==> flow/design.v <==
`timescale 1ns / 100ps
module top(
     input wire clk, reset,
     input wire start, si,
     output wire [3:0] an,
     output wire [7:0] sseg
    );
wire [4:0] dig3_in, dig2_in, dig1_in, dig0_in;
wire [4:0] dig3_out, dig2_out, dig1_out, dig0_out;
LF_counter top_unit
(.clk(clk), .reset(reset), .start(start), .si(si),
.dig3(dig3_in), .dig2(dig2_in), .dig1(dig1_in), .dig0(dig0_in));
my_register register_unit
(.clk(clk), .reset(reset), .data3_in(dig3_in), .data2_in(dig2_in), .data1_in(dig1_in), .data0_in(dig0_in), 
.data3_out(dig3_out), .data2_out(dig2_out), .data1_out(dig1_out), .data0_out(dig0_out));
seg7 seg7_unit
(.clk(clk), .reset(reset), .sseg(sseg), .an(an),
.in3(dig3_out), .in2(dig2_out), .in1(dig1_out), .in0(dig0_out));  
endmodule
`timescale 1ns / 100ps
module LF_counter(
     input wire clk, reset,
     input wire start, si,
     output wire [4:0] dig3, dig2, dig1, dig0
    );
reg [2:0] state_reg, state_next;
wire [15:0] prd;
wire [19:0] dvnd, dvsr, quo;
reg prd_start, div_start, b2b_start, adj_start;
wire prd_done_tick, div_done_tick, b2b_done_tick, adj_done_tick;
wire [3:0]  bcd10, bcd9, bcd8, bcd7, bcd6, bcd5, bcd4, bcd3, bcd2, bcd1, bcd0;
localparam [2:0] idle = 3'b000,
                 count = 3'b001,
                 frq = 3'b010,
                 b2b = 3'b011,
                 adjust = 3'b100;
counter counter_unit
(.clk(clk), .reset(reset), .start(prd_start), .si(si), .ready(),
.done_tick(prd_done_tick), .prd(prd));
division #(.W(20), .CBIT(6)) div_unit
(.clk(clk), .reset(reset), .start(div_start), .dvnd(dvnd), .dvsr(dvsr),
.quo(quo), .rmd(), .ready(), .done_tick(div_done_tick));
BCD b2b_unit
(.clk(clk), .reset(reset), .start(b2b_start), .bin(quo[19:0]), .ready(),
.done_tick(b2b_done_tick), .bcd10(bcd10), .bcd9(bcd9), .bcd8(bcd8), .bcd7(bcd7), .bcd6(bcd6), 
.bcd5(bcd5), .bcd4(bcd4),  .bcd3(bcd3), .bcd2(bcd2), .bcd1(bcd1), .bcd0(bcd0));
adjust adjust_unit
(.clk(clk), .reset(reset), .bcd10(bcd10), .bcd9(bcd9), .bcd8(bcd8), .bcd7(bcd7), .bcd6(bcd6),
.bcd5(bcd5), .bcd4(bcd4),  .bcd3(bcd3), .bcd2(bcd2), .bcd1(bcd1), .bcd0(bcd0), .done_tick(adj_done_tick), .start(adj_start),
.dig3(dig3), .dig2(dig2), .dig1(dig1), .dig0(dig0));
assign dvnd = 20'd1000000;  
assign dvsr =  prd;
always @(posedge clk)
  if (reset)
    state_reg <= idle;
  else
    state_reg <= state_next;
always @*
  begin
    state_next = state_reg;
    prd_start = 1'b0;
    div_start = 1'b0;
    b2b_start = 1'b0;
    adj_start = 1'b0;
      case (state_reg)
        idle: if (start) begin
              prd_start = 1'b1;
              state_next = count; end
        count: if (prd_done_tick) begin
               div_start = 1'b1;
               state_next = frq; end
        frq: if (div_done_tick) begin
             b2b_start = 1'b1;
             state_next = b2b; end
        b2b: if (b2b_done_tick) begin
             adj_start = 1'b1;
             state_next = adjust; end
        adjust: if (adj_done_tick)
                state_next = idle;
        default: state_next = idle;
      endcase
  end 
endmodule
`timescale 1ns / 100ps
module counter(
    input wire clk, reset,
    input wire start, si,
    output reg ready, done_tick,
    output wire [19:0] prd
    );
localparam [15:0] MAX_COUNTER_NUMBER = 50;  
reg [1:0] state_reg, state_next;
reg [6:0] t_reg, t_next;  
reg [19:0] p_reg, p_next;  
reg delay_reg;
wire edg;   
localparam [1:0] idle = 2'b00,
                 waite = 2'b01, 
                 count = 2'b10,
                 done = 2'b11;
always @(posedge clk)
  if (reset)
    begin
      state_reg <= idle;
      t_reg <= 0;
      p_reg <= 0;
      delay_reg <= 0;
    end
  else
    begin
      state_reg <= state_next;
      t_reg <= t_next;
      p_reg <= p_next;
      delay_reg <= si; 
    end
 assign edg = ~delay_reg & si;
always @*
  begin
    state_next = state_reg;
    ready = 1'b0;
    done_tick = 1'b0;
    t_next = t_reg;
    p_next = p_reg;
    case (state_reg)
      idle: begin ready = 1'b1;
              if (start == 1)
                state_next = waite;
            end
      waite: if (edg == 1) begin  
             state_next = count;
             t_next = 0;
             p_next = 0; end
      count: if (edg == 1)  
               state_next = done;
             else begin  
               t_next = t_reg + 1;
                 if (t_reg == MAX_COUNTER_NUMBER - 1) begin
                   t_next = 0;
                   p_next = p_reg + 1; end
               end
       done: begin done_tick = 1'b1;
               state_next = idle; end
       default: state_next = idle;
     endcase
  end
assign prd = p_reg;
endmodule
`timescale 1ns / 100ps
module division
#(
parameter W = 8,
         CBIT = 4  
 )
(
    input wire clk, reset,
    input wire start,
    input wire [W-1:0] dvsr, dvnd,
    output reg ready, done_tick,
    output wire [W-1:0] quo, rmd
    );
reg [1:0] state_reg, state_next;
reg [W-1:0] rh_reg, rh_next, rl_reg, rl_next, rh_tmp;
reg [W-1:0] d_reg, d_next;
reg [CBIT-1:0] n_reg, n_next;
reg q_bit;
localparam [1:0] idle = 2'b00,
                 op = 2'b01,
                 last = 2'b10,
                 done = 2'b11;
always @(posedge clk)
  if (reset)
    begin
      state_reg <= idle;
      rh_reg <= 0;
      rl_reg <= 0;
      n_reg <= 0;
      d_reg <= 0;
    end
  else
    begin
      state_reg <= state_next;
      rh_reg <= rh_next;
      rl_reg <= rl_next;
      d_reg <= d_next;
      n_reg <= n_next;
    end
always @*
  begin
    ready = 1'b0;
    done_tick = 1'b0;
    state_next = state_reg;
    n_next = n_reg;
    d_next = d_reg;
    rh_next = rh_reg;
    rl_next = rl_reg;
    case (state_reg)
      idle: begin ready = 1'b1;
              if (start) begin
                rh_next = 0;
                rl_next = dvnd;  
                d_next = dvsr;  
                n_next = W;  
                state_next = op; end end
      op: begin  
          rl_next = {rl_reg [W-2:0], q_bit};
          rh_next = {rh_tmp [W-2:0], rl_reg[W-1]};
          n_next = n_reg - 1;
            if (n_reg == 1) state_next = last;
          end
      last: begin
              rl_next = {rl_reg[W-2:0], q_bit};
              rh_next = rh_tmp;
              state_next = done; end
      done: begin 
              done_tick = 1'b1;
              state_next = idle; end
      default: state_next = idle;
   endcase
  end
always @*
  if (rh_reg >= d_reg) begin
    rh_tmp = rh_reg - d_reg;
    q_bit = 1'b1; end
  else begin
    rh_tmp = rh_reg;
    q_bit = 1'b0; end
assign quo = rl_reg;
assign rmd = rh_reg;
endmodule
`timescale 1ns / 100ps
module BCD(
    input wire [19:0] bin,
    input wire clk, reset, start,
    output reg ready, done_tick,
    output wire [3:0] bcd10, bcd9, bcd8, bcd7, bcd6, bcd5, bcd4, bcd3, bcd2, bcd1, bcd0
    );
reg [19:0] p2s_reg, p2s_next;  
reg [1:0] state_reg, state_next;
reg [3:0] bcd10_reg, bcd9_reg, bcd8_reg, bcd7_reg, bcd6_reg, bcd5_reg, bcd4_reg, bcd3_reg, bcd2_reg, bcd1_reg, bcd0_reg;
wire [3:0] bcd10_tmp, bcd9_tmp, bcd8_tmp, bcd7_tmp, bcd6_tmp, bcd5_tmp, bcd4_tmp, bcd3_tmp, bcd2_tmp, bcd1_tmp, bcd0_tmp;
reg [3:0] bcd10_next, bcd9_next, bcd8_next, bcd7_next, bcd6_next, bcd5_next, bcd4_next, bcd3_next, bcd2_next, bcd1_next, bcd0_next;
reg [6:0] n_reg, n_next;  
 localparam [1:0] idle = 2'b00,
                  op = 2'b01,
                  done = 2'b10;
always @(posedge clk)
  begin
    if (reset)
      begin
        p2s_reg <= 0;
        state_reg <= idle;
        n_reg <= 0;
        bcd10_reg <= 0;
        bcd9_reg <= 0;
        bcd8_reg <= 0;
        bcd7_reg <= 0;
        bcd6_reg <= 0;
        bcd5_reg <= 0;
        bcd4_reg <= 0;
        bcd3_reg <= 0;
        bcd2_reg <= 0;
        bcd1_reg <= 0;
        bcd0_reg <= 0;
      end
    else
      begin
         p2s_reg <= p2s_next;
         state_reg <= state_next;
         n_reg <= n_next;
         bcd10_reg <= bcd10_next;
         bcd9_reg <= bcd9_next;
         bcd8_reg <= bcd8_next;
         bcd7_reg <= bcd7_next;
         bcd6_reg <= bcd6_next;
         bcd5_reg <= bcd5_next;
         bcd4_reg <= bcd4_next;
         bcd3_reg <= bcd3_next;
         bcd2_reg <= bcd2_next;
         bcd1_reg <= bcd1_next;
         bcd0_reg <= bcd0_next;
       end
   end
always @*
  begin
    state_next = state_reg;
    p2s_next = p2s_reg;
    n_next = n_reg;
    bcd10_next = bcd10_reg;
    bcd9_next = bcd9_reg;
    bcd8_next = bcd8_reg;
    bcd7_next = bcd7_reg;
    bcd6_next = bcd6_reg;
    bcd5_next = bcd5_reg;
    bcd4_next = bcd4_reg;
    bcd3_next = bcd3_reg;
    bcd2_next = bcd2_reg;
    bcd1_next = bcd1_reg;
    bcd0_next = bcd0_reg;
    ready = 1'b0;
    done_tick = 1'b0;
      case (state_reg)
        idle: begin ready = 1'b1;
               if (start == 1'b1) begin
               state_next = op;
               n_next = 6'b010100;  
               bcd10_next = 0;
               bcd9_next = 0;
               bcd8_next = 0;
               bcd7_next = 0;
               bcd6_next = 0;
               bcd5_next = 0;
               bcd4_next = 0;
               bcd3_next = 0;
               bcd2_next = 0;
               bcd1_next = 0;
               bcd0_next = 0;
               p2s_next = bin; end end
        op: begin p2s_next = p2s_reg << 1;
            bcd0_next = {bcd0_tmp [2:0], p2s_reg [19]};
            bcd1_next = {bcd1_tmp [2:0], bcd0_tmp [3]};
            bcd2_next = {bcd2_tmp [2:0], bcd1_tmp [3]};
            bcd3_next = {bcd3_tmp [2:0], bcd2_tmp [3]};
            bcd4_next = {bcd4_tmp [2:0], bcd3_tmp [3]};
            bcd5_next = {bcd5_tmp [2:0], bcd4_tmp [3]};
            bcd6_next = {bcd6_tmp [2:0], bcd5_tmp [3]};
            bcd7_next = {bcd7_tmp [2:0], bcd6_tmp [3]};
            bcd8_next = {bcd8_tmp [2:0], bcd7_tmp [3]};
            bcd9_next = {bcd9_tmp [2:0], bcd8_tmp [3]};
            bcd10_next = {bcd10_tmp [2:0], bcd9_tmp [3]};
            n_next = n_reg - 1;
              if (n_next == 0)
                state_next = done;
            end
        done: begin done_tick = 1'b1;
              state_next = idle; end
        default: state_next = idle;
      endcase
  end
assign bcd0_tmp = (bcd0_reg > 4) ? bcd0_reg + 3 : bcd0_reg;
assign bcd1_tmp = (bcd1_reg > 4) ? bcd1_reg + 3 : bcd1_reg;
assign bcd2_tmp = (bcd2_reg > 4) ? bcd2_reg + 3 : bcd2_reg;
assign bcd3_tmp = (bcd3_reg > 4) ? bcd3_reg + 3 : bcd3_reg;
assign bcd4_tmp = (bcd4_reg > 4) ? bcd4_reg + 3 : bcd4_reg;
assign bcd5_tmp = (bcd5_reg > 4) ? bcd5_reg + 3 : bcd5_reg;
assign bcd6_tmp = (bcd6_reg > 4) ? bcd6_reg + 3 : bcd6_reg;
assign bcd7_tmp = (bcd7_reg > 4) ? bcd7_reg + 3 : bcd7_reg;
assign bcd8_tmp = (bcd8_reg > 4) ? bcd8_reg + 3 : bcd8_reg;
assign bcd9_tmp = (bcd9_reg > 4) ? bcd9_reg + 3 : bcd9_reg;
assign bcd10_tmp = (bcd10_reg > 4) ? bcd10_reg + 3 : bcd10_reg;
assign bcd10 = bcd10_reg;
assign bcd9 = bcd9_reg;
assign bcd8 = bcd8_reg;
assign bcd7 = bcd7_reg;
assign bcd6 = bcd6_reg;
assign bcd5 = bcd5_reg;
assign bcd4 = bcd4_reg;
assign bcd3 = bcd3_reg;
assign bcd2 = bcd2_reg;
assign bcd1 = bcd1_reg;
assign bcd0 = bcd0_reg;
endmodule
`timescale 1ns / 100ps
module adjust(
    input wire clk, reset,
    input wire start,
    input wire [3:0] bcd10, bcd9, bcd8, bcd7, bcd6, bcd5, bcd4, bcd3, bcd2, bcd1, bcd0,
    output wire [4:0] dig3, dig2, dig1, dig0,
    output reg done_tick, ready
    );
reg [1:0] state_reg, state_next;
reg [4:0] bcd10_reg, bcd9_reg, bcd8_reg, bcd7_reg, bcd6_reg, bcd5_reg, bcd4_reg, bcd3_reg, bcd2_reg, bcd1_reg, bcd0_reg;
reg [4:0] bcd10_next, bcd9_next, bcd8_next, bcd7_next, bcd6_next, bcd5_next, bcd4_next, bcd3_next, bcd2_next, bcd1_next, bcd0_next;
localparam [1:0] idle = 2'b00,
                 op = 2'b01,
                 done = 2'b10;
always @(posedge clk)
  if (reset)
    begin
      state_reg <= 0;
      bcd0_reg <= 0;
      bcd1_reg <= 0;
      bcd2_reg <= 0;
      bcd3_reg <= 0;
      bcd4_reg <= 0;
      bcd5_reg <= 0;
      bcd6_reg <= 0;
      bcd7_reg <= 0;
      bcd8_reg <= 0;
      bcd9_reg <= 0;
      bcd10_reg <= 0;
    end
  else
    begin
      state_reg <= state_next;
      bcd0_reg <= bcd0_next;
      bcd1_reg <= bcd1_next;
      bcd2_reg <= bcd2_next;
      bcd3_reg <= bcd3_next;
      bcd4_reg <= bcd4_next;
      bcd5_reg <= bcd5_next;
      bcd6_reg <= bcd6_next;
      bcd7_reg <= bcd7_next;
      bcd8_reg <= bcd8_next;
      bcd9_reg <= bcd9_next;
      bcd10_reg <= bcd10_next;
    end
always @*
  begin
    state_next = state_reg;
    bcd0_next = bcd0_reg;
    bcd1_next = bcd1_reg;
    bcd2_next = bcd2_reg;
    bcd3_next = bcd3_reg;
    bcd4_next = bcd4_reg;
    bcd5_next = bcd5_reg;
    bcd6_next = bcd6_reg;
    bcd7_next = bcd7_reg;
    bcd8_next = bcd8_reg;
    bcd9_next = bcd9_reg;
    bcd10_next = bcd10_reg;
    done_tick = 1'b0;
    ready = 1'b0;
      case (state_reg) idle: begin ready = 1'b1;
                               if (start == 1'b1) begin
                               bcd0_next = {1'b1, bcd0};
                               bcd1_next = {1'b0, bcd1};
                               bcd2_next = {1'b0, bcd2};
                               bcd3_next = {1'b0, bcd3};
                               bcd4_next = {1'b0, bcd4};
                               bcd5_next = {1'b0, bcd5};
                               bcd6_next = {1'b0, bcd6};
                               bcd7_next = {1'b0, bcd7};
                               bcd8_next = {1'b0, bcd8};
                               bcd9_next = {1'b0, bcd9};
                               bcd10_next = {1'b0, bcd10};
                               state_next = op; end
                             else state_next = idle; end
                       op: if (bcd10_next == 0) begin
                             {bcd10_next, bcd9_next, bcd8_next, bcd7_next, bcd6_next, bcd5_next, bcd4_next, bcd3_next, bcd2_next, bcd1_next, bcd0_next} =
                             {bcd10_next, bcd9_next, bcd8_next, bcd7_next, bcd6_next, bcd5_next, bcd4_next, bcd3_next, bcd2_next, bcd1_next, bcd0_next} << 5;
                             end
                           else
                             state_next = done;
                      done: begin done_tick = 1'b1;
                            state_next = idle; end
                      default: state_next = idle;
        endcase
  end
assign dig3 = bcd10_reg;
assign dig2 = bcd9_reg;
assign dig1 = bcd8_reg;
assign dig0 = bcd7_reg; 
endmodule
`timescale 1ns / 100ps
module my_register(
    input wire clk, reset,
    input wire [4:0] data3_in, data2_in, data1_in, data0_in,
    output reg [4:0] data3_out, data2_out, data1_out, data0_out
    );
always @(posedge clk)
  if (reset)
    begin
      data3_out <= 0; 
      data2_out <= 0;  
      data1_out <= 0;  
      data0_out <= 0;
    end
  else
    begin
      data3_out <= data3_in;   
      data2_out <= data2_in; 
      data1_out <= data1_in; 
      data0_out <= data0_in;   
    end
endmodule
`timescale 1ns / 100ps
module seg7(
    input wire clk, reset,
    input wire [4:0] in3, in2, in1, in0,
    output reg [3:0] an,  
    output reg [7:0] sseg  
    );
localparam N = 18;
reg [N-1:0] q_reg;
wire [N-1:0] q_next;
reg [3:0] hex_in;
wire [3:0] digit3, digit2, digit1, digit0;
wire  dot3, dot2, dot1, dot0;
reg dot;
assign digit3 = in3 [3:0];
assign digit2 = in2 [3:0];
assign digit1 = in1 [3:0];
assign digit0 = in0 [3:0];
assign dot3 = in3 [4];
assign dot2 = in2 [4];
assign dot1 = in1 [4];
assign dot0 = in0 [4];
always @(posedge clk)
  if (reset)
    q_reg <= 0; 
  else
    q_reg <= q_next;
assign q_next = q_reg + 1;
always @*
begin
  case (q_reg[N-1:N-2])
    2'b00:
      begin
        an = 4'b1110;
        hex_in = digit0;
        dot = dot0;
      end
    2'b01:
      begin
        an = 4'b1101;
        hex_in = digit1;
        dot = dot1;
      end
    2'b10:
      begin
        an = 4'b1011;
        hex_in = digit2;
        dot = dot2;
      end
    default:
      begin
        an = 4'b0111;
        hex_in = digit3;
        dot = dot3;
      end
    endcase
end
always @*
  begin
    case (hex_in)
      4'h0: sseg [6:0] = 7'b1111110;
      4'h1: sseg [6:0] = 7'b0110000;
      4'h2: sseg [6:0] = 7'b1101101;
      4'h3: sseg [6:0] = 7'b1111001;
      4'h4: sseg [6:0] = 7'b0110011;
      4'h5: sseg [6:0] = 7'b1011011;
      4'h6: sseg [6:0] = 7'b1011111;
      4'h7: sseg [6:0] = 7'b1110000;
      4'h8: sseg [6:0] = 7'b1111111;
      4'h9: sseg [6:0] = 7'b1111011;
      4'ha: sseg [6:0] = 7'b1110111;
      4'hb: sseg [6:0] = 7'b0011111;
      4'hc: sseg [6:0] = 7'b1001110;
      4'hd: sseg [6:0] = 7'b0111101;
      4'he: sseg [6:0] = 7'b1001111;
      default: sseg [6:0] =  7'b1000111;  
    endcase
    sseg[7] = dot;
  end
endmodule
---- Step by step through the tools: top ----
What the tools print for top, step after step.
Line numbers count from 1 in the design file above.
Cell names lack the library's common part.
Not given: n/a
design
  top module .............................. top
  clock port .............................. clk
  standard-cell library ................... sky130hd
  library corner .......................... tt_025C_1v80

---- After elaboration ----
Counts by Yosys on the flattened word-level netlist (proc, flatten, opt, wreduce; memories kept). Register bits leave out memories and registers merged into their read ports (data or address). Print and check cells are left out. Cells with the same type and inputs are merged into one.
Yosys's memory passes give these memory sizes; they may raise the number of words (mostly to a power of two), join words into wider ones and drop unused or constant bits.
word-level totals
  register bits ........................... 269
  latch bits .............................. 0
  bits in writable memories ............... 0
  ROM bits ................................ 112
  word width x clocked read ports ......... 0
  memories kept ........................... 1
  bits of input ports ..................... 4
  output and inout port bits .............. 12
  cells after elaboration ................. 254
memories
  name              depth  bits a word  read ports  write ports  RTL line  source
  (name not given)  16     7            1           0            535       case (hex_in)
operators by class
  $add $sub $neg .......................... 17
  multiply operators ...................... 0
  divide/modulo/power cells ............... 0
  order comparisons ....................... 12
  eq/ne operators ......................... 36
  shifts and indexed selects .............. 0
  mux-type cells .......................... 112
  bitwise operators ....................... 6
  reduce/logical cells .................... 28
operators by type and width
  operator                                     count
  two-way mux 20 bit                           9
  case mux 20 bit (select 2 bit)               3
  case mux 5 bit (select 2 bit)                11
  two-way mux 5 bit                            22
  case mux 4 bit (select 2 bit)                11
  case mux 20 bit (select 3 bit)               1
  > comparator 4 x 3 -> 1 bit with constant B  11
  two-way mux 4 bit                            11
  adder 4 x 2 -> 4 bit with constant B         10
  case mux 7 bit (select 2 bit)                2
  two-way mux 7 bit                            4
  != test 2 bit with constant B                12
  case mux 4 bit (select 3 bit)                2
  adder 20 x 1 -> 20 bit with constant B       1
  subtractor 20 bit                            1
  >= comparator 20 bit                         1
  adder 18 x 1 -> 18 bit with constant B       1
  two-way mux 3 bit                            6
  case mux 2 bit (select 4 bit)                2
  two-way mux 2 bit                            8
  case mux 3 bit (select 5 bit)                1
  == test 2 bit with constant B                7
  != test 2 x 1 -> 1 bit with constant B       6
  AND reduction 2 bit                          6
  AND reduction 3 bit                          4
  case mux 6 bit (select 2 bit)                1
  two-way mux 1 bit                            12
  == test 2 x 1 -> 1 bit with constant B       5
Other operator kinds: 24; their cells: 40.

---- Logic depth ----
Longest topological path by Yosys (ltp), each cell counted once; first at word level (registers and memories cut), then after technology mapping (sequential cells cut; the memories' decode and read muxes count).
depth
  depth in word-level cells ............... 7
  ABC_AREA ................................ 1
  mapped depth ............................ 17
  gate-level depth less buffers ........... 16

---- Mapped cells and area ----
Source: synth_stat.txt of the flow (Yosys; design flattened, memories mapped). It holds for the ABC_AREA given above (unset counts as 0); a run with the other value may have another netlist.
cell types
  cell type  count  area in all (µm²)
  dfxtp_1    269    5.39E+03
  nand2_1    438    1.64E+03
  inv_1      254    953.414
  a21oi_1    185    925.888
  o21ai_0    145    725.696
  nor2_1     170    638.112
  nand3_1    107    535.514
  ha_1       42     525.504
  a31oi_1    49     306.544
  clkbuf_1   56     210.202
  nor3_1     33     165.158
  o211ai_1   17     127.622
  nand4_1    20     125.12
  nand2_2    18     112.608
  nand2_4    10     112.608
  xnor2_1    11     96.342
  xor2_1     10     87.584
  buf_2      17     85.082
Not listed: further types 31, cells in them 92.
synthesis totals
  standard cells after synthesis .......... 1,943
  chip area (Yosys) ....................... 13,485.4 µm²
  area of sequential cells ................ 5,385.2 µm²
  flip-flops .............................. 269
  buffers ................................. 84

---- Path before layout ----
OpenSTA on the mapped netlist: ideal clock, no wires. The path of least setup slack (recovery checks aside). Input and output delay are each 20% of the period. Register names are those of the netlist, which keeps one name where synthesis merged equal registers.
timing post-synthesis
  kind .................................... flip-flop to output port
  from .................................... register seg7_unit.q_reg[17]
  to ...................................... output port sseg[3]
  clock period ............................ 10,000 ps
  output delay ............................ 2,000 ps
  launch time at the first pin ............ 0 ps
  arrival ................................. 1,885 ps
  required time ........................... 8,000 ps
  slack ................................... 6,115 ps
  path delay .............................. 1,885 ps
  stages .................................. 10
  buffers on the path ..................... 1
  synthesis period reached ................ 3,885 ps
"path delay" is the arrival time less input delay plus setup time.
At an output port there is no setup time.
"stages": output pins that drive a net of the path, with the launching flip-flop's if there is one; two outputs of one cell count as two.
"synthesis period reached" = period - worst setup slack (recovery checks aside). The figure is calculated, with input and output delays left at 20% of the set period.
Between the ends stands the longest chain of elaborated cells between them, by number of cells; it is not shown to be the way that was timed. Of several equally long chains one is given.
A line is the first line of the expression or statement that the cell stems from. Yosys adds cells for indexed reads and writes and turns some case tables into memories.
The chain passes a memory read, where the word-level depth is cut; so it can be longer than that depth.
between the ends, post-synthesis
  cells stage by stage .................... dfxtp_1 -> buf_2 -> nand2_1 -> o21ai_0 -> inv_1 -> ha_1 -> nand2_1 -> nand2_1 -> a21oi_1 -> a31oi_1
  length of the longest elaborated chain .. 3
  elaborated cells between the ends (all ways) .. 5
  RTL lines with such cells ............... 2
  classes of those cells .................. 2 x eq/ne; 1 x mux; 1 x reduce/logical; 1 x memory
ends and longest elaborated chain, post-synthesis
  item                           RTL line  source
  start, declared                484       reg [N-1:0] q_reg;
  start, assigned                500       q_reg <= 0;
  start, assigned                502       q_reg <= q_next;
  == test 2 bit                  506       case (q_reg[N-1:N-2])
  case mux 4 bit (select 3 bit)  506
  memory (16 x 7 bit)            535       case (hex_in)
  end, declared                  6         output wire [7:0] sseg
Nets of the timed path that keep an RTL name, with a line that drives or declares them; the list need not be complete.
named nets, post-synthesis
  net    RTL line
  an[3]  506

---- Timing after layout ----
From the final timing report of flow run 1: the path of least setup slack in the routed layout; clock arrival at registers is part of the times.
The report prints the path's times to 10 ps; the period is as set.
timing after layout
  kind .................................... flip-flop to output port
  from .................................... register seg7_unit.q_reg[17]
  to ...................................... output port sseg[0]
  clock period ............................ 4,670 ps
  output delay ............................ 930 ps
  launch time at the first pin ............ 570 ps
  arrival ................................. 2,680 ps
  required time ........................... 3,740 ps
  slack ................................... 1,060 ps
  stages .................................. 13
  buffers on the path ..................... 2
Between the ends stands the longest chain of elaborated cells between them, by number of cells; it is not shown to be the way that was timed. Of several equally long chains one is given.
The chain passes a memory read, where the word-level depth is cut; so it can be longer than that depth.
between the ends, after layout
  cells stage by stage .................... dfxtp_1 -> buf_4 -> inv_1 -> nor2_2 -> nand2_1 -> nand3_1 -> o21ai_4 -> inv_2 -> ha_1 -> nor2_1 -> a21oi_1 -> o21ai_0 -> clkdlybuf4s50_1
  length of the longest elaborated chain .. 3
  elaborated cells between the ends (all ways) .. 5
  RTL lines with such cells ............... 2
  classes of those cells .................. 2 x eq/ne; 1 x mux; 1 x reduce/logical; 1 x memory
ends and longest elaborated chain, after layout
  item                           RTL line  source
  start, declared                484       reg [N-1:0] q_reg;
  start, assigned                500       q_reg <= 0;
  start, assigned                502       q_reg <= q_next;
  == test 2 bit                  506       case (q_reg[N-1:N-2])
  case mux 4 bit (select 3 bit)  506
  memory (16 x 7 bit)            535       case (hex_in)
  end, declared                  6         output wire [7:0] sseg

Lab notebook: top

Settings and measured results of 6 stored flow runs for module top (sky130hd), not sorted in any way. The constraints put input and output delay at 20% of the set period each and load the outputs with 0.01 pF.
"time used up by the worst setup path" means the part of the period allowed to the worst setup path (the constraints hold back 20% at inputs and 20% at outputs) less its slack; where the path has registers, the arrival times of their clocks count too.
"time used up by the worst setup path" is given in steps of 10 ps.

---- flow run 1 ----
settings
  ABC_AREA = 1
  CAP_MARGIN = 5
  CELL_PAD_IN_SITES_DETAIL_PLACEMENT = 0
  CELL_PAD_IN_SITES_GLOBAL_PLACEMENT = 3
  CORE_MARGIN = 7
  CORE_UTILIZATION = 40
  CTS_CLUSTER_SIZE = 99
  GPL_TIMING_DRIVEN = 0
  HOLD_SLACK_MARGIN = 0.26
  MAX_ROUTING_LAYER = met4
  MIN_ROUTING_LAYER = met2
  PLACE_DENSITY = 0.83
  SETUP_SLACK_MARGIN = 0.97
  TNS_END_PERCENT = 30
  period_ns = 4.67
  SLEW_MARGIN = 20
results
  chip area in the Yosys report ........... 13,485.4 µm²
  die size ................................ 39,049.7 µm²
  standard-cell area after routing ........ 15,298.4 µm²
  worst setup slack after layout .......... 1,060 ps
  time used up by the worst setup path .... 2,680 ps
  worst setup path kind ................... flip-flop to output port

---- flow run 2 ----
settings
  CORE_UTILIZATION = 40
  SETUP_SLACK_MARGIN = 0.73
  period_ns = 5.22
  CAP_MARGIN = 20
  CORE_MARGIN = 2
  SLEW_MARGIN = 20
results
  chip area in the Yosys report ........... 12,678.4 µm²
  die size ................................ 33,136.7 µm²
  standard-cell area after routing ........ 14,153.6 µm²
  worst setup slack after layout .......... 963 ps
  time used up by the worst setup path .... 3,210 ps
  worst setup path kind ................... flip-flop to output port

---- flow run 3 ----
settings
  ABC_AREA = 1
  CAP_MARGIN = 30
  CORE_ASPECT_RATIO = 0.74
  CORE_UTILIZATION = 25
  GPL_ROUTABILITY_DRIVEN = 0
  HOLD_SLACK_MARGIN = 0.19
  MAX_ROUTING_LAYER = met4
  SETUP_SLACK_MARGIN = -0.08
  period_ns = 10.0
  CORE_MARGIN = 2
  SLEW_MARGIN = 20
results
  chip area in the Yosys report ........... 13,485.4 µm²
  die size ................................ 55,836.4 µm²
  standard-cell area after routing ........ 15,383.5 µm²
  worst setup slack after layout .......... 4,704 ps
  time used up by the worst setup path .... 3,300 ps
  worst setup path kind ................... flip-flop to output port

---- flow run 4 ----
settings
  CAP_MARGIN = 35
  CORE_ASPECT_RATIO = 1.43
  CORE_UTILIZATION = 46
  MIN_ROUTING_LAYER = met1
  PLACE_DENSITY_LB_ADDON = 0.13
  SETUP_SLACK_MARGIN = 1.64
  period_ns = 7.7
  CORE_MARGIN = 2
  SLEW_MARGIN = 20
results
  chip area in the Yosys report ........... 12,678.4 µm²
  die size ................................ 28,926.6 µm²
  standard-cell area after routing ........ 14,119.8 µm²
  worst setup slack after layout .......... 2,953 ps
  time used up by the worst setup path .... 3,210 ps
  worst setup path kind ................... flip-flop to output port

---- flow run 5 ----
settings
  ABC_AREA = 1
  CAP_MARGIN = 30
  CORE_ASPECT_RATIO = 0.74
  CORE_UTILIZATION = 44
  GPL_ROUTABILITY_DRIVEN = 0
  GPL_TIMING_DRIVEN = 0
  HOLD_SLACK_MARGIN = 0.19
  MAX_ROUTING_LAYER = met5
  PLACE_DENSITY = 0.35
  SLEW_MARGIN = 35
  TNS_END_PERCENT = 70
  period_ns = 3.01
  CORE_MARGIN = 2
results
  chip area in the Yosys report ........... 13,485.4 µm²
  die size ................................ 32,081.0 µm²
  standard-cell area after routing ........ 15,277.2 µm²
  worst setup slack after layout .......... 97 ps
  time used up by the worst setup path .... 2,310 ps
  worst setup path kind ................... flip-flop to output port

---- flow run 6 ----
settings
  ABC_AREA = 0
  CORE_ASPECT_RATIO = 0.54
  CORE_UTILIZATION = 64
  CTS_CLUSTER_DIAMETER = 108
  CTS_CLUSTER_SIZE = 15
  GPL_ROUTABILITY_DRIVEN = 0
  PLACE_DENSITY_LB_ADDON = 0.07
  period_ns = 6.84
  CAP_MARGIN = 20
  CORE_MARGIN = 2
  SLEW_MARGIN = 20
results
  chip area in the Yosys report ........... 12,678.4 µm²
  die size ................................ 21,006.3 µm²
  standard-cell area after routing ........ 13,437.9 µm²
  worst setup slack after layout .......... 2,269 ps
  time used up by the worst setup path .... 3,200 ps
  worst setup path kind ................... flip-flop to output port
